==> flow/design.v <==
`timescale 1ns / 1ps
module qtwosComp(
    input [N-2:0] a,
    output [2*N-1:0] b
    );
	reg [2*N-1:0] data;
	reg [2*N-1:0] flip;
	reg [2*N-1:0] out;
	parameter Q = 15;
	parameter N = 32;
	assign b = out;
	always @*
	begin
		data <= a;		 
	end
	always @*
	begin
		flip <= ~a;
	end
	always @*
	begin
		out <= flip + 1;
	end
endmodule
`timescale 1ns / 1ps
module qmult(
    input [N-1:0] a,
    input [N-1:0] b,
    output [N-1:0] c
    );
	wire [2*N-1:0] a_ext;
	wire [2*N-1:0] b_ext;
	wire [2*N-1:0] r_ext;
	reg [2*N-1:0] a_mult;
	reg [2*N-1:0] b_mult;
	reg [2*N-1:0] result;
	reg [N-1:0] retVal;
	parameter Q = 8;
	parameter N = 20;
	qtwosComp #(Q,N) comp_a (a[N-2:0], a_ext);
	qtwosComp #(Q,N) comp_b (b[N-2:0], b_ext);
	qtwosComp #(Q,N) comp_r (result[N-2+Q:Q], r_ext);
	assign c = retVal;
	always @*
	begin
		if(a[N-1] == 1)
			a_mult <= a_ext;
		else
			a_mult <= a;
		if(b[N-1] == 1)
			b_mult <= b_ext;
		else
			b_mult <= b;		
	end 
	always @*
	begin
		result <= a_mult * b_mult;
	end
	always @*
	begin		
		if((a[N-1] == 1 && b[N-1] == 0) || (a[N-1] == 0 && b[N-1] == 1)) begin
			retVal[N-1] <= 1;
			retVal[N-2:0] <= r_ext[N-2:0];
		end
		else begin
			retVal[N-1] <= 0;
			retVal[N-2:0] <= result[N-2+Q:Q];
		end
	end
endmodule
`timescale 1ns / 1ps
module qadd(
    input [N-1:0] a,
    input [N-1:0] b,
    output reg [N-1:0] c
    );
	parameter Q = 15;
	parameter N = 28;
reg [N-1:0] res;
always @* begin
    if ( res[N-2:0] == 0 )
        c = 0;
    else
        c = res;
end
always @*
begin
	if(a[N-1] == 1 && b[N-1] == 1) begin
		res[N-1] = 1;
		res[N-2:0] = a[N-2:0] + b[N-2:0];
	end
	else if(a[N-1] == 0 && b[N-1] == 0) begin
		res[N-1] = 0;
		res[N-2:0] = a[N-2:0] + b[N-2:0];
	end
	else if(a[N-1] == 0 && b[N-1] == 1) begin
		if(a[N-2:0] > b[N-2:0]) begin
			res[N-1] = 0;
			res[N-2:0] = a[N-2:0] - b[N-2:0];
		end
		else begin
			res[N-1] = 1;
		    res[N-2:0] = b[N-2:0] - a[N-2:0];
        end
	end
	else begin
        if(a[N-2:0] > b[N-2:0]) begin
            res[N-1] = 1;
            res[N-2:0] = a[N-2:0] - b[N-2:0];
        end
        else begin
            res[N-1] = 0;
            res[N-2:0] = b[N-2:0] - a[N-2:0];
        end
    end
end
endmodule
`timescale 1ns / 1ps
module negar(
    in,
    neg_in
    );
input logic [N-1:0] in;
output logic [N-1:0] neg_in;
parameter Q = 15;
parameter N = 28;    
logic [N-1:0] aux;
always_comb begin
    if ( in[N-1] == 1) begin
        neg_in[N-1] = 0; 
        neg_in[N-2:0] = in[N-2:0];
    end
    else begin
        neg_in[N-1] = 1;
        neg_in[N-2:0] = in[N-2:0];
    end
end
endmodule
`timescale 1ns / 1ps
module qdiv(
	input [N-1:0] dividend,
	input [N-1:0] divisor,
	input rst,
	input start,
	input clk,
	output reg [N-1:0] quotient_out,
	output complete
	);
	parameter Q = 8;
	parameter N = 20;
	reg [N-1:0] quotient;
	reg [N-1:0] dividend_copy;
	reg [2*(N-1)-1:0] divider_copy;
	reg [5:0] bitn; 
	reg done;
	always @* begin
	   if (dividend[N-2:0] == 0 )
	       quotient_out = 0;
       else
           quotient_out = quotient;
	end
	assign complete = done;
	always @( posedge clk ) 
	begin
		if( rst )
			done <= 1'b1;
		else if( done && start ) begin
			done <= 1'b0;
			bitn <= N+Q-2;
			quotient <= 0;
			dividend_copy <= {1'b0,dividend[N-2:0]};
			divider_copy[2*(N-1)-1] <= 0;
			divider_copy[2*(N-1)-2:N-2] <= divisor[N-2:0];
			divider_copy[N-3:0] <= 0;
			if((dividend[N-1] == 1 && divisor[N-1] == 0) || (dividend[N-1] == 0 && divisor[N-1] == 1))
				quotient[N-1] <= 1;
			else
				quotient[N-1] <= 0;
		end 
		else if(!done) begin
			if(dividend_copy >= divider_copy) begin
				dividend_copy <= dividend_copy - divider_copy;
				quotient[bitn] <= 1'b1;
			end
			divider_copy <= divider_copy >> 1;
			if(bitn == 0)
				done <= 1'b1;
			bitn <= bitn - 1;	
		end
	end
endmodule
`timescale 1ns / 1ps
module bits2temp1(
    clk,
    rst,
    start,
    yk,
    done,
    yT
    );
input wire clk;
input wire rst;
input wire start;
input wire [11:0] yk;
output reg done;
output reg [N-1:0] yT;
parameter Q = 15;
parameter N = 28;
localparam V = 163840;   
localparam inv_res_V = 40662109;  
localparam gain = 9863168;  
localparam c = 32932;  
localparam b = 6619300;   
localparam betha = 8511169;  
localparam dos = 65536;  
localparam S_IDLE = 3'd0;
localparam S_D1S  = 3'd1;
localparam S_D1W  = 3'd2;
localparam S_D2S  = 3'd3;
localparam S_D2W  = 3'd4;
localparam S_D3S  = 3'd5;
localparam S_D3W  = 3'd6;
reg [2:0] state;
reg [N-1:0] bits;
reg [N-1:0] Vg;
reg [N-1:0] gain_Vg;
wire st1 = (state == S_D1S);
wire st2 = (state == S_D2S);
wire st3 = (state == S_D3S);
wire done1, done2, done3;
wire [N-1:0] q_Vg;
qdiv #(Q,N) div_Vg (bits, inv_res_V, rst, st1, clk, q_Vg, done1);
wire [N-1:0] q_gain_Vg;
qdiv #(Q,N) div1 (gain, Vg, rst, st2, clk, q_gain_Vg, done2);
wire [N-1:0] V_gain_Vg;
qmult #(Q,N) mult1 (V, gain_Vg, V_gain_Vg);
wire [N-1:0] neg_V_gain_Vg;
negar #(Q,N) neg2 (V_gain_Vg,neg_V_gain_Vg);
wire [N-1:0] den;
qadd #(Q,N) sum1 ( neg_V_gain_Vg, c, den);
wire [N-1:0] num;
negar #(Q,N) neg1 (b,num);
wire [N-1:0]  aux1;
qdiv #(Q,N) div2 (num, den, rst, st3, clk, aux1, done3);
wire [N-1:0] t_o;
qmult #(Q,N) mult2 (betha, aux1, t_o);
always @(posedge clk) begin
    done <= 1'b0;
    if (rst) begin
        state <= S_IDLE;
    end
    else begin
        case (state)
        S_IDLE: if (start) begin
                    bits <= {1'b0, (yk == 0) ? 12'd1 : yk, {Q{1'b0}}};
                    state <= S_D1S;
                end
        S_D1S:  state <= S_D1W;
        S_D1W:  if (done1) begin
                    Vg <= q_Vg;
                    state <= S_D2S;
                end
        S_D2S:  state <= S_D2W;
        S_D2W:  if (done2) begin
                    gain_Vg <= q_gain_Vg;
                    state <= S_D3S;
                end
        S_D3S:  state <= S_D3W;
        S_D3W:  if (done3) begin
                    yT <= t_o;
                    done <= 1'b1;
                    state <= S_IDLE;
                end
        default: state <= S_IDLE;
        endcase
    end
end
endmodule
`timescale 1ns / 1ps
module lowpass_filter(
    clk,
    rst,
    start,
    yT,
    yT_filt
    );
input logic clk;
input logic rst;
input logic start;
input logic [N-1:0] yT;
output logic [N-1:0] yT_filt;
parameter Q = 15; 
parameter N = 28;
localparam offset = 0;
localparam neg_a1 = 64567; 
localparam a2 = 31813;
localparam a3 = 0; 
localparam a4 = 0;
localparam a5 = 0; 
localparam b0 = 4;
localparam b1 = 7;
localparam b2 = 4;
localparam b3 = 0;
localparam b4 = 0;
localparam b5 = 0;
logic [N-1:0] a1; 
negar #(Q,N) neg0 (neg_a1,a1);
logic [N-1:0] y0; 
logic [N-1:0] y1; 
logic [N-1:0] y2; 
logic [N-1:0] y3;
logic [N-1:0] y4; 
logic [N-1:0] y5;
logic [N-1:0] u1;  
logic [N-1:0] u2;  
logic [N-1:0] u3;  
logic [N-1:0] u4;  
logic [N-1:0] u5; 
always_ff @(posedge clk) begin
    if (rst) begin
        y5 <= 0;
        y4 <= 0;
        y3 <= 0;
        y2 <= 0;
        y1 <= 0;
        y0 <= 0;
        u5 <= 0;
        u4 <= 0;
        u3 <= 0;
        u2 <= 0;
        u1 <= 0;
    end
    else if (start) begin
        y5 <= y4;
        y4 <= y3;
        y3 <= y2;
        y2 <= y1; 
        y1 <= y0;
        y0 <= yT;
        u5 <= u4; 
        u4 <= u3; 
        u3 <= u2;
        u2 <= u1;
        u1 <=  u0 + offset;
    end
end
logic [N-1:0] yb0; 
qmult #(Q,N) multb0 (b0, y0, yb0);
logic [N-1:0] yb1; 
qmult #(Q,N) multb1 (b1, y1, yb1);
logic [N-1:0] yb2; 
qmult #(Q,N) multb2 (b2, y2, yb2);
logic [N-1:0] yb3; 
qmult #(Q,N) multb3 (b3, y3, yb3);
logic [N-1:0] yb4; 
qmult #(Q,N) multb4 (b4, y4, yb4);
logic [N-1:0] yb5; 
qmult #(Q,N) multb5 (b5, y5, yb5);
logic [N-1:0] auxb0;  
qadd #(Q,N) sumb0 (yb0, yb1, auxb0);
logic [N-1:0] auxb1;  
qadd #(Q,N) sumb1 (yb2, yb3, auxb1);
logic [N-1:0] auxb2;  
qadd #(Q,N) sumb2 (yb4, yb5, auxb2);
logic [N-1:0] auxb3;  
qadd #(Q,N) sumb3 (auxb0, auxb1, auxb3);
logic [N-1:0] yb;  
qadd #(Q,N) sumb (auxb2, auxb3, yb);
logic [N-1:0] ua1; 
qmult #(Q,N) multa1 (a1, u1, ua1);
logic [N-1:0] ua2; 
qmult #(Q,N) multa2 (a2, u2, ua2);
logic [N-1:0] ua3; 
qmult #(Q,N) multa3 (a3, u3, ua3);
logic [N-1:0] ua4; 
qmult #(Q,N) multa4 (a4, u4, ua4);
logic [N-1:0] ua5; 
qmult #(Q,N) multa5 (a5, u5, ua5);
logic [N-1:0] auxa1;  
qadd #(Q,N) suma1 (ua1, ua2, auxa1);
logic [N-1:0] auxa2;  
qadd #(Q,N) suma2 (ua3, ua4, auxa2);
logic [N-1:0] auxa3;  
qadd #(Q,N) suma3 (auxa1, auxa2, auxa3);
logic [N-1:0] ua;  
qadd #(Q,N) suma (auxa3, ua5, ua);
logic [N-1:0] ya; 
negar #(Q,N) nega (ua,ya);
logic [N-1:0] u0;  
qadd #(Q,N) sum_ab (yb, ya, u0);
always_ff @(posedge clk) begin
    yT_filt <= u0; 
end
endmodule
`timescale 1ns / 1ps
module pt100_temp (
    input  wire        clk,
    input  wire        rst,
    input  wire        in_valid,
    output wire        in_ready,
    input  wire [11:0] yk,
    output wire        out_valid,
    output wire [27:0] temp,
    output wire [27:0] temp_filt,
    output wire        alarm
    );
parameter Q = 15;
parameter N = 28;
localparam HT = 2457600;  
localparam T_IDLE = 2'd0;
localparam T_CONV = 2'd1;
localparam T_FILT = 2'd2;
localparam T_OUT  = 2'd3;
reg [1:0] tstate;
reg alarm_r;
wire conv_done;
wire [N-1:0] yT;
assign in_ready  = (tstate == T_IDLE);
assign out_valid = (tstate == T_OUT);
assign temp      = yT;
assign alarm     = alarm_r;
wire accept = in_valid && in_ready;
bits2temp1 #(Q,N) conv (
    .clk(clk), .rst(rst), .start(accept), .yk(yk), .done(conv_done), .yT(yT));
lowpass_filter #(Q,N) filt (
    .clk(clk), .rst(rst), .start(conv_done), .yT(yT), .yT_filt(temp_filt));
always @(posedge clk) begin
    if (conv_done)
        alarm_r <= (yT > HT);
end
always @(posedge clk) begin
    if (rst)
        tstate <= T_IDLE;
    else begin
        case (tstate)
        T_IDLE: if (accept) tstate <= T_CONV;
        T_CONV: if (conv_done) tstate <= T_FILT;
        T_FILT: tstate <= T_OUT;
        T_OUT:  tstate <= T_IDLE;
        endcase
    end
end
endmodule
Ticket comment

---- Reports on pt100_temp ----
Module pt100_temp before and after one edit of its RTL, step after step.
"original" refers to lines of the RTL above, "edited" to lines of the edited file.
"difference" is "edited" less "original", of the values as shown; "relative change" is that difference over "original", in percent.
Cell names lack the library's common part.
A cell with - has no value.
design
  top module .............................. pt100_temp
  clock ................................... clk
  cell library ............................ sky130hd
  corner .................................. tt_025C_1v80

---- Edit of the RTL ----
The edit as a unified diff against the file above.
This change comes from a script, not from a designer. The edited design behaves differently; no optimisation was intended.
begin of diff
@@ -179,5 +179,5 @@
 		end 
 		else if(!done) begin
-			if(dividend_copy >= divider_copy) begin
+			if(dividend_copy < divider_copy) begin
 				dividend_copy <= dividend_copy - divider_copy;
 				quotient[bitn] <= 1'b1;
end of diff

---- After elaboration ----
Source: Yosys, flattened and elaborated, memories not mapped. Widths are those after wreduce. Registers that Yosys merges into a memory's read port (data or address) are not register bits. Print and check cells do not count. Equal cells are merged and count once.
word-level totals
  item                         original  edited  difference  relative change (%)
  flip-flop bits (word level)  786       786     0           0.00
  input port bits              15        15      0           0.00
  output and inout port bits   59        59      0           0.00
  word-level cells             402       402     0           0.00
cells by class
  item                           original  edited  difference  relative change (%)
  add/subtract/negate cells      46        46      0           0.00
  $mul                           5         5       0           0.00
  $lt $le $gt $ge                13        13      0           0.00
  equality and inequality tests  18        18      0           0.00
  shift-type cells               3         3       0           0.00
  muxes and demuxes              163       163     0           0.00
  bitwise gates (word level)     43        43      0           0.00
  reduce/logical cells           69        69      0           0.00
operators with widths
  operator                                          original  edited  difference  relative change (%)
  28-bit by 53-bit >= comparator with 1-bit output  2         0       -2          -100.00
  28-bit by 53-bit < comparator with 1-bit output   0         2       +2          -
  28-bit by 52-bit >= comparator with 1-bit output  1         0       -1          -100.00
  28-bit by 52-bit < comparator with 1-bit output   0         1       +1          -
Unchanged operator kinds not shown: 59.

---- Logic depth ----
Depth = most cells in a row (Yosys ltp): at word level without a register or memory, in the mapped netlist without a sequential cell, where the memories' decode and read muxes count.
logic depth
  item                           original  edited  difference  relative change (%)
  depth after elaboration        35        35      0           0.00
  ABC_AREA                       0         0       -           -
  depth in mapped cells          89        89      0           0.00
  gate-level depth less buffers  82        82      0           0.00

---- After synthesis ----
Yosys stat after the flow's synthesis: flattened, memories mapped to cells. It holds for the ABC_AREA given above (unset counts as 0); a run with the other value may have another netlist.
mapped netlist
  item                            original  edited   difference  relative change (%)
  standard cells after synthesis  9671      9535     -136        -1.41
  mapped area (sq um)             83458.8   82798.2  -660.6      -0.79
  sequential area (sq um)         16986.3   16986.3  0.0         0.00
  flip-flops                      628       628      0           0.00
  buffers                         356       335      -21         -5.90
cell types
  cell      original  edited  difference  relative change (%)
  a21oi_1   605       552     -53         -8.76
  nand2_1   565       525     -40         -7.08
  o31ai_1   94        58      -36         -38.30
  nand4_1   85        63      -22         -25.88
  xnor2_1   452       435     -17         -3.76
  a21o_1    134       149     +15         +11.19
  mux2_2    15        30      +15         +100.00
  or3_1     101       87      -14         -13.86
  and2_1    112       125     +13         +11.61
  a22oi_1   26        13      -13         -50.00
  o41ai_1   23        35      +12         +52.17
  nor2_1    893       904     +11         +1.23
  nor3_1    220       230     +10         +4.55
  nand2b_1  119       110     -9          -7.56
  o21a_1    81        72      -9          -11.11
  a22o_1    17        8       -9          -52.94
  clkbuf_1  288       280     -8          -2.78
  nand3_1   134       142     +8          +5.97
Unchanged cell types not shown: 16.
Not every row of either side is listed.
The figures by module come from a second, unflattened synthesis with its own total; it is not the netlist above.
unflattened totals
  item                                             original  edited    difference  relative change (%)
  cell total of the unflattened synthesis          58220     57982     -238        -0.41
  area total of the unflattened synthesis (sq um)  483830.3  479168.3  -4662.0     -0.96
Rows give one instance, submodules left out.
by module, original
  module          instances  cells  area (sq um)  sequential area (sq um)
  qmult           13         3278   28000.6       0.0
  qadd            11         725    4982.3        0.0
  qtwosComp       39         107    739.5         0.0
  qdiv            3          717    6851.6        3473.3
  lowpass_filter  1          1022   11309.6       6726.5
  bits2temp1      1          144    3223.1        3042.9
  negar           4          28     206.4         0.0
  pt100_temp      1          29     265.3         110.1
by module, edited
  module          instances  cells  area (sq um)  sequential area (sq um)
  qmult           13         3262   27674.0       0.0
  qadd            11         725    4982.3        0.0
  qtwosComp       39         107    739.5         0.0
  qdiv            3          707    6712.7        3473.3
  lowpass_filter  1          1022   11309.6       6726.5
  bits2temp1      1          144    3223.1        3042.9
  negar           4          28     206.4         0.0
  pt100_temp      1          29     265.3         110.1

---- Worst setup path after synthesis ----
OpenSTA on the mapped netlist: ideal clock, no wires. The path of least setup slack (recovery checks aside). Input and output delay are each 20% of the period. Register names are those of the netlist, which keeps one name where synthesis merged equal registers.
path post-synthesis
  item                           original              edited                difference  relative change (%)
  kind                           reg2reg               reg2reg               -           -
  from                           register filt.u2[27]  register filt.u2[27]  -           -
  to                             register filt.u1[27]  register filt.u1[27]  -           -
  period (ps)                    24000                 24000                 0           0.00
  setup time (ps)                116                   101                   -15         -
  time at the first pin (ps)     0                     0                     0           -
  data arrival time (ps)         18560                 18185                 -375        -2.02
  required time (ps)             23884                 23899                 +15         +0.06
  setup slack (ps)               5323                  5714                  +391        -
  path delay (ps)                18676                 18286                 -390        -2.09
  stages                         78                    81                    +3          +3.85
  buffers on the path            9                     13                    +4          +44.44
  synthesis period reached (ps)  18677                 18286                 -391        -2.09
"path delay" = arrival - input delay + setup time.
"stages" counts driving pins, that of a launching flip-flop among them; a cell with two outputs on the path counts twice.
"synthesis period reached" = period - worst setup slack (recovery checks aside). The figure is calculated, with input and output delays left at 20% of the set period.
Between the ends stands the longest chain of elaborated cells between them, by number of cells; it is not shown to be the way that was timed. Of several equally long chains one is given.
Each line given opens the expression or statement behind the cell; cells for indexed reads and writes are added by Yosys, which also makes memories of some case tables.
between the ends, post-synthesis, original
  path through ............................ dfxtp_1 clkbuf_1 clkbuf_1 clkbuf_1 buf_1 nand2_1 o21ai_0 fa_1 fa_1 inv_1 fa_1 inv_1 fa_1 fa_1 inv_1 fa_1 inv_1 ha_1 [... 42 more ...] o21ai_0 a21oi_1 o21ai_0 a211oi_1 o21ai_0 a221o_1 a211o_1 o21ai_0 clkbuf_1 clkbuf_1 mux2i_1 xor2_1 nand3_1 nor4_1 nand4_1 a22oi_1 nand4_1 a41o_1
  cells in the longest elaborated chain ... 33
  elaborated cells between the ends (all ways) .. 76
  classes of those cells .................. add/sub: 11; mul: 1; compare: 4; mux: 40; logic: 4; reduce/logical: 16
ends and longest elaborated chain, post-synthesis, original
  item                                            RTL line  text
  start, declared                                 315       logic [N-1:0] u2;
  start, assigned                                 330       u2 <= 0;
  start, assigned                                 343       u2 <= u1;
  56-bit two-way mux                              50        if(b[N-1] == 1)
  15-bit by 56-bit multiplier with 42-bit output  57        result <= a_mult * b_mult;
  27-bit NOT                                      18        flip <= ~a;
  27-bit by 1-bit adder with 27-bit output        22        out <= flip + 1;
  27-bit two-way mux                              61        if((a[N-1] == 1 && b[N-1] == 0) || (a[N-1] == 0 && b[N-1] == 1)) begin
  27-bit subtractor                               103       res[N-2:0] = b[N-2:0] - a[N-2:0];
  27-bit two-way mux                              97        if(a[N-2:0] > b[N-2:0]) begin
  [... 19 more ...]                               -
  27-bit subtractor                               103
  27-bit two-way mux                              97
  28-bit two-way mux                              96        else if(a[N-1] == 0 && b[N-1] == 1) begin
  27-bit two-way mux                              92        else if(a[N-1] == 0 && b[N-1] == 0) begin
  27-bit two-way mux                              88        if(a[N-1] == 1 && b[N-1] == 1) begin
  27-bit zero test                                81        if ( res[N-2:0] == 0 )
  28-bit two-way mux                              81
  end, assigned                                   331       u1 <= 0;
  end, assigned                                   344       u1 <=  u0 + offset;
  end, declared                                   314       logic [N-1:0] u1;
between the ends, post-synthesis, edited
  path through ............................ dfxtp_1 clkbuf_1 clkbuf_1 clkbuf_1 clkbuf_1 buf_1 nand2_1 o21ai_0 fa_1 fa_1 inv_1 fa_1 inv_1 fa_1 fa_1 inv_1 fa_1 inv_1 [... 45 more ...] a21oi_1 nor4b_1 o31ai_1 a2111oi_0 nor2_1 a21oi_1 nor2_1 o31a_1 clkbuf_1 clkbuf_1 buf_1 buf_1 mux2i_1 mux2i_1 xnor2_1 nor3_1 and4_1 o41ai_1
  cells in the longest elaborated chain ... 33
  elaborated cells between the ends (all ways) .. 76
  classes of those cells .................. add/sub: 11; mul: 1; compare: 4; mux: 40; logic: 4; reduce/logical: 16
ends and longest elaborated chain, post-synthesis, edited
  item                                            RTL line  text
  start, declared                                 315       logic [N-1:0] u2;
  start, assigned                                 330       u2 <= 0;
  start, assigned                                 343       u2 <= u1;
  56-bit two-way mux                              50        if(b[N-1] == 1)
  15-bit by 56-bit multiplier with 42-bit output  57        result <= a_mult * b_mult;
  27-bit NOT                                      18        flip <= ~a;
  27-bit by 1-bit adder with 27-bit output        22        out <= flip + 1;
  27-bit two-way mux                              61        if((a[N-1] == 1 && b[N-1] == 0) || (a[N-1] == 0 && b[N-1] == 1)) begin
  27-bit subtractor                               103       res[N-2:0] = b[N-2:0] - a[N-2:0];
  27-bit two-way mux                              97        if(a[N-2:0] > b[N-2:0]) begin
  [... 19 more ...]                               -
  27-bit subtractor                               103
  27-bit two-way mux                              97
  28-bit two-way mux                              96        else if(a[N-1] == 0 && b[N-1] == 1) begin
  27-bit two-way mux                              92        else if(a[N-1] == 0 && b[N-1] == 0) begin
  27-bit two-way mux                              88        if(a[N-1] == 1 && b[N-1] == 1) begin
  27-bit zero test                                81        if ( res[N-2:0] == 0 )
  28-bit two-way mux                              81
  end, assigned                                   331       u1 <= 0;
  end, assigned                                   344       u1 <=  u0 + offset;
  end, declared                                   314       logic [N-1:0] u1;
Some nets on the timed path still bear RTL names; the line given drives or declares the net.
nets with RTL names, path post-synthesis, edited
  signal            RTL line
  filt.sum_ab.c[4]  81

---- Timing after layout ----
From the final timing report of each run of set A: the path of least setup slack in the routed layout; clock arrival at registers is part of the times.
The path's times are printed in steps of 10 ps; the period is the one set.
path after layout
  item                        original              edited                difference  relative change (%)
  kind                        reg2reg               reg2reg               -           -
  from                        register filt.u1[0]   register filt.y1[0]   -           -
  to                          register filt.u1[27]  register filt.u1[27]  -           -
  period (ps)                 22100                 22100                 0           0.00
  setup time (ps)             110                   140                   +30         -
  time at the first pin (ps)  710                   680                   -30         -4.23
  data arrival time (ps)      21370                 20930                 -440        -2.06
  required time (ps)          22700                 22680                 -20         -0.09
  setup slack (ps)            1330                  1750                  +420        -
  stages                      83                    77                    -6          -7.23
  buffers on the path         1                     3                     +2          +200.00
Between the ends stands the longest chain of elaborated cells between them, by number of cells; it is not shown to be the way that was timed. Of several equally long chains one is given.
between the ends, after layout, original
  path through ............................ dfxtp_1 buf_4 inv_1 ha_1 nand2_1 or3_1 or3_1 or3_1 or2_2 nand2b_1 or2_2 o21ai_0 xnor2_1 ha_1 inv_1 fa_1 inv_1 fa_1 [... 47 more ...] o21bai_1 a21oi_1 o21bai_1 a21oi_1 o41a_1 a2111oi_0 a211o_1 o41ai_1 o41ai_1 o31a_1 nor2_1 o21a_1 o21ai_0 a22o_1 o211ai_1 nor4_2 nand4_1 a41o_1
  cells in the longest elaborated chain ... 35
  elaborated cells between the ends (all ways) .. 73
  classes of those cells .................. add/sub: 12; mul: 1; compare: 4; mux: 39; logic: 4; reduce/logical: 13
ends and longest elaborated chain, after layout, original
  item                                            RTL line  text
  start, declared                                 314       logic [N-1:0] u1;
  start, assigned                                 331       u1 <= 0;
  start, assigned                                 344       u1 <=  u0 + offset;
  27-bit NOT with 56-bit output                   18        flip <= ~a;
  56-bit by 1-bit adder with 56-bit output        22        out <= flip + 1;
  56-bit two-way mux                              50        if(b[N-1] == 1)
  17-bit by 56-bit multiplier with 42-bit output  57        result <= a_mult * b_mult;
  27-bit NOT                                      18
  27-bit by 1-bit adder with 27-bit output        22
  27-bit two-way mux                              61        if((a[N-1] == 1 && b[N-1] == 0) || (a[N-1] == 0 && b[N-1] == 1)) begin
  [... 21 more ...]                               -
  27-bit subtractor                               103       res[N-2:0] = b[N-2:0] - a[N-2:0];
  27-bit two-way mux                              97        if(a[N-2:0] > b[N-2:0]) begin
  28-bit two-way mux                              96        else if(a[N-1] == 0 && b[N-1] == 1) begin
  27-bit two-way mux                              92        else if(a[N-1] == 0 && b[N-1] == 0) begin
  27-bit two-way mux                              88        if(a[N-1] == 1 && b[N-1] == 1) begin
  27-bit zero test                                81        if ( res[N-2:0] == 0 )
  28-bit two-way mux                              81
  end, assigned                                   331
  end, assigned                                   344
  end, declared                                   314
Some nets on the timed path still bear RTL names; the line given drives or declares the net.
nets with RTL names, path after layout, original
  signal             RTL line
  filt.sum_ab.c[26]  81
between the ends, after layout, edited
  path through ............................ dfxtp_1 inv_1 ha_1 nand2b_1 xnor2_1 inv_1 fa_1 inv_1 ha_1 a31o_2 a21o_1 a21o_1 a21o_1 a2111oi_0 nor3_1 o41a_1 o211a_1 nor4_1 [... 41 more ...] a21o_1 a21oi_1 nor4b_1 o31ai_1 a2111oi_1 nor2_1 a21oi_1 nor2_1 o31a_1 buf_4 mux2_2 a221oi_1 o21ai_0 mux2i_1 xnor2_1 nor4_1 and4_1 o41ai_1
  cells in the longest elaborated chain ... 35
  elaborated cells between the ends (all ways) .. 75
  classes of those cells .................. add/sub: 14; mul: 1; compare: 4; mux: 38; logic: 5; reduce/logical: 13
ends and longest elaborated chain, after layout, edited
  item                                           RTL line  text
  start, declared                                309       logic [N-1:0] y1;
  start, assigned                                325       y1 <= 0;
  start, assigned                                338       y1 <= y0;
  27-bit NOT with 56-bit output                  18        flip <= ~a;
  56-bit by 1-bit adder with 56-bit output       22        out <= flip + 1;
  56-bit two-way mux                             50        if(b[N-1] == 1)
  3-bit by 56-bit multiplier with 42-bit output  57        result <= a_mult * b_mult;
  27-bit NOT                                     18
  27-bit by 1-bit adder with 27-bit output       22
  27-bit two-way mux                             61        if((a[N-1] == 1 && b[N-1] == 0) || (a[N-1] == 0 && b[N-1] == 1)) begin
  [... 21 more ...]                              -
  27-bit subtractor                              103       res[N-2:0] = b[N-2:0] - a[N-2:0];
  27-bit two-way mux                             97        if(a[N-2:0] > b[N-2:0]) begin
  28-bit two-way mux                             96        else if(a[N-1] == 0 && b[N-1] == 1) begin
  27-bit two-way mux                             92        else if(a[N-1] == 0 && b[N-1] == 0) begin
  27-bit two-way mux                             88        if(a[N-1] == 1 && b[N-1] == 1) begin
  27-bit zero test                               81        if ( res[N-2:0] == 0 )
  28-bit two-way mux                             81
  end, assigned                                  331       u1 <= 0;
  end, assigned                                  344       u1 <=  u0 + offset;
  end, declared                                  314       logic [N-1:0] u1;
nets with RTL names, path after layout, edited
  signal             RTL line
  filt.sum_ab.c[16]  81

---- Measured runs ----
Both versions went through the flow (Yosys, OpenROAD) with the same settings in each pair. Constraints: input delay and output delay 20% of the set period each, output load 0.01 pF.
flow settings, set A
  CORE_UTILIZATION ........................ 40
  PLACE_DENSITY ........................... 0.6
  period_ns ............................... 22.1
  CAP_MARGIN .............................. 20
  CORE_MARGIN ............................. 2
  SLEW_MARGIN ............................. 20
final reports, set A
  item                                            original  edited    difference  relative change (%)
  Yosys chip area after synthesis (sq um)         83458.8   82798.2   -660.6      -0.79
  total die area (sq um)                          212318.0  210649.0  -1669.0     -0.79
  standard-cell area of the final layout (sq um)  89975.0   89025.4   -949.6      -1.06
  post-route utilization                          0.434     0.431     -0.003      -
  lowest setup slack (ps)                         1330      1748      +418        -
  setup TNS (ps)                                  0         0         0           -
  worst-case hold slack (ps)                      448       388       -60         -
  total power of the final layout (W)             0.002821  0.002733  -0.000088   -3.12
  achieved clock period (ps)                      20770     20352     -418        -2.01
flow settings, set B
  CORE_MARGIN ............................. 7
  CORE_UTILIZATION ........................ 15
  CTS_CLUSTER_DIAMETER .................... 170
  GPL_ROUTABILITY_DRIVEN .................. 1
  MIN_ROUTING_LAYER ....................... met1
  SETUP_SLACK_MARGIN ...................... 0.26
  SLEW_MARGIN ............................. 35
  period_ns ............................... 14.7
  CAP_MARGIN .............................. 20
final reports, set B
  item                                            original  edited    difference  relative change (%)
  Yosys chip area after synthesis (sq um)         83458.8   82798.2   -660.6      -0.79
  total die area (sq um)                          577471.0  572988.0  -4483.0     -0.78
  standard-cell area of the final layout (sq um)  112460.0  112160.0  -300.0      -0.27
  post-route utilization                          0.203     0.204     +0.001      -
  lowest setup slack (ps)                         -2520     -2223     +297        -
  setup TNS (ps)                                  -106418   -90147    +16271      -
  worst-case hold slack (ps)                      447       442       -5          -
  total power of the final layout (W)             0.004378  0.004154  -0.000224   -5.12
  achieved clock period (ps)                      17220     16923     -297        -1.72
"achieved clock period" means the clock period less the worst setup slack. The figure is calculated, with input and output delays left at 20% of the set period.
"total power of the final layout" rests on the timing tool's default activity at the inputs, not on a simulated workload.
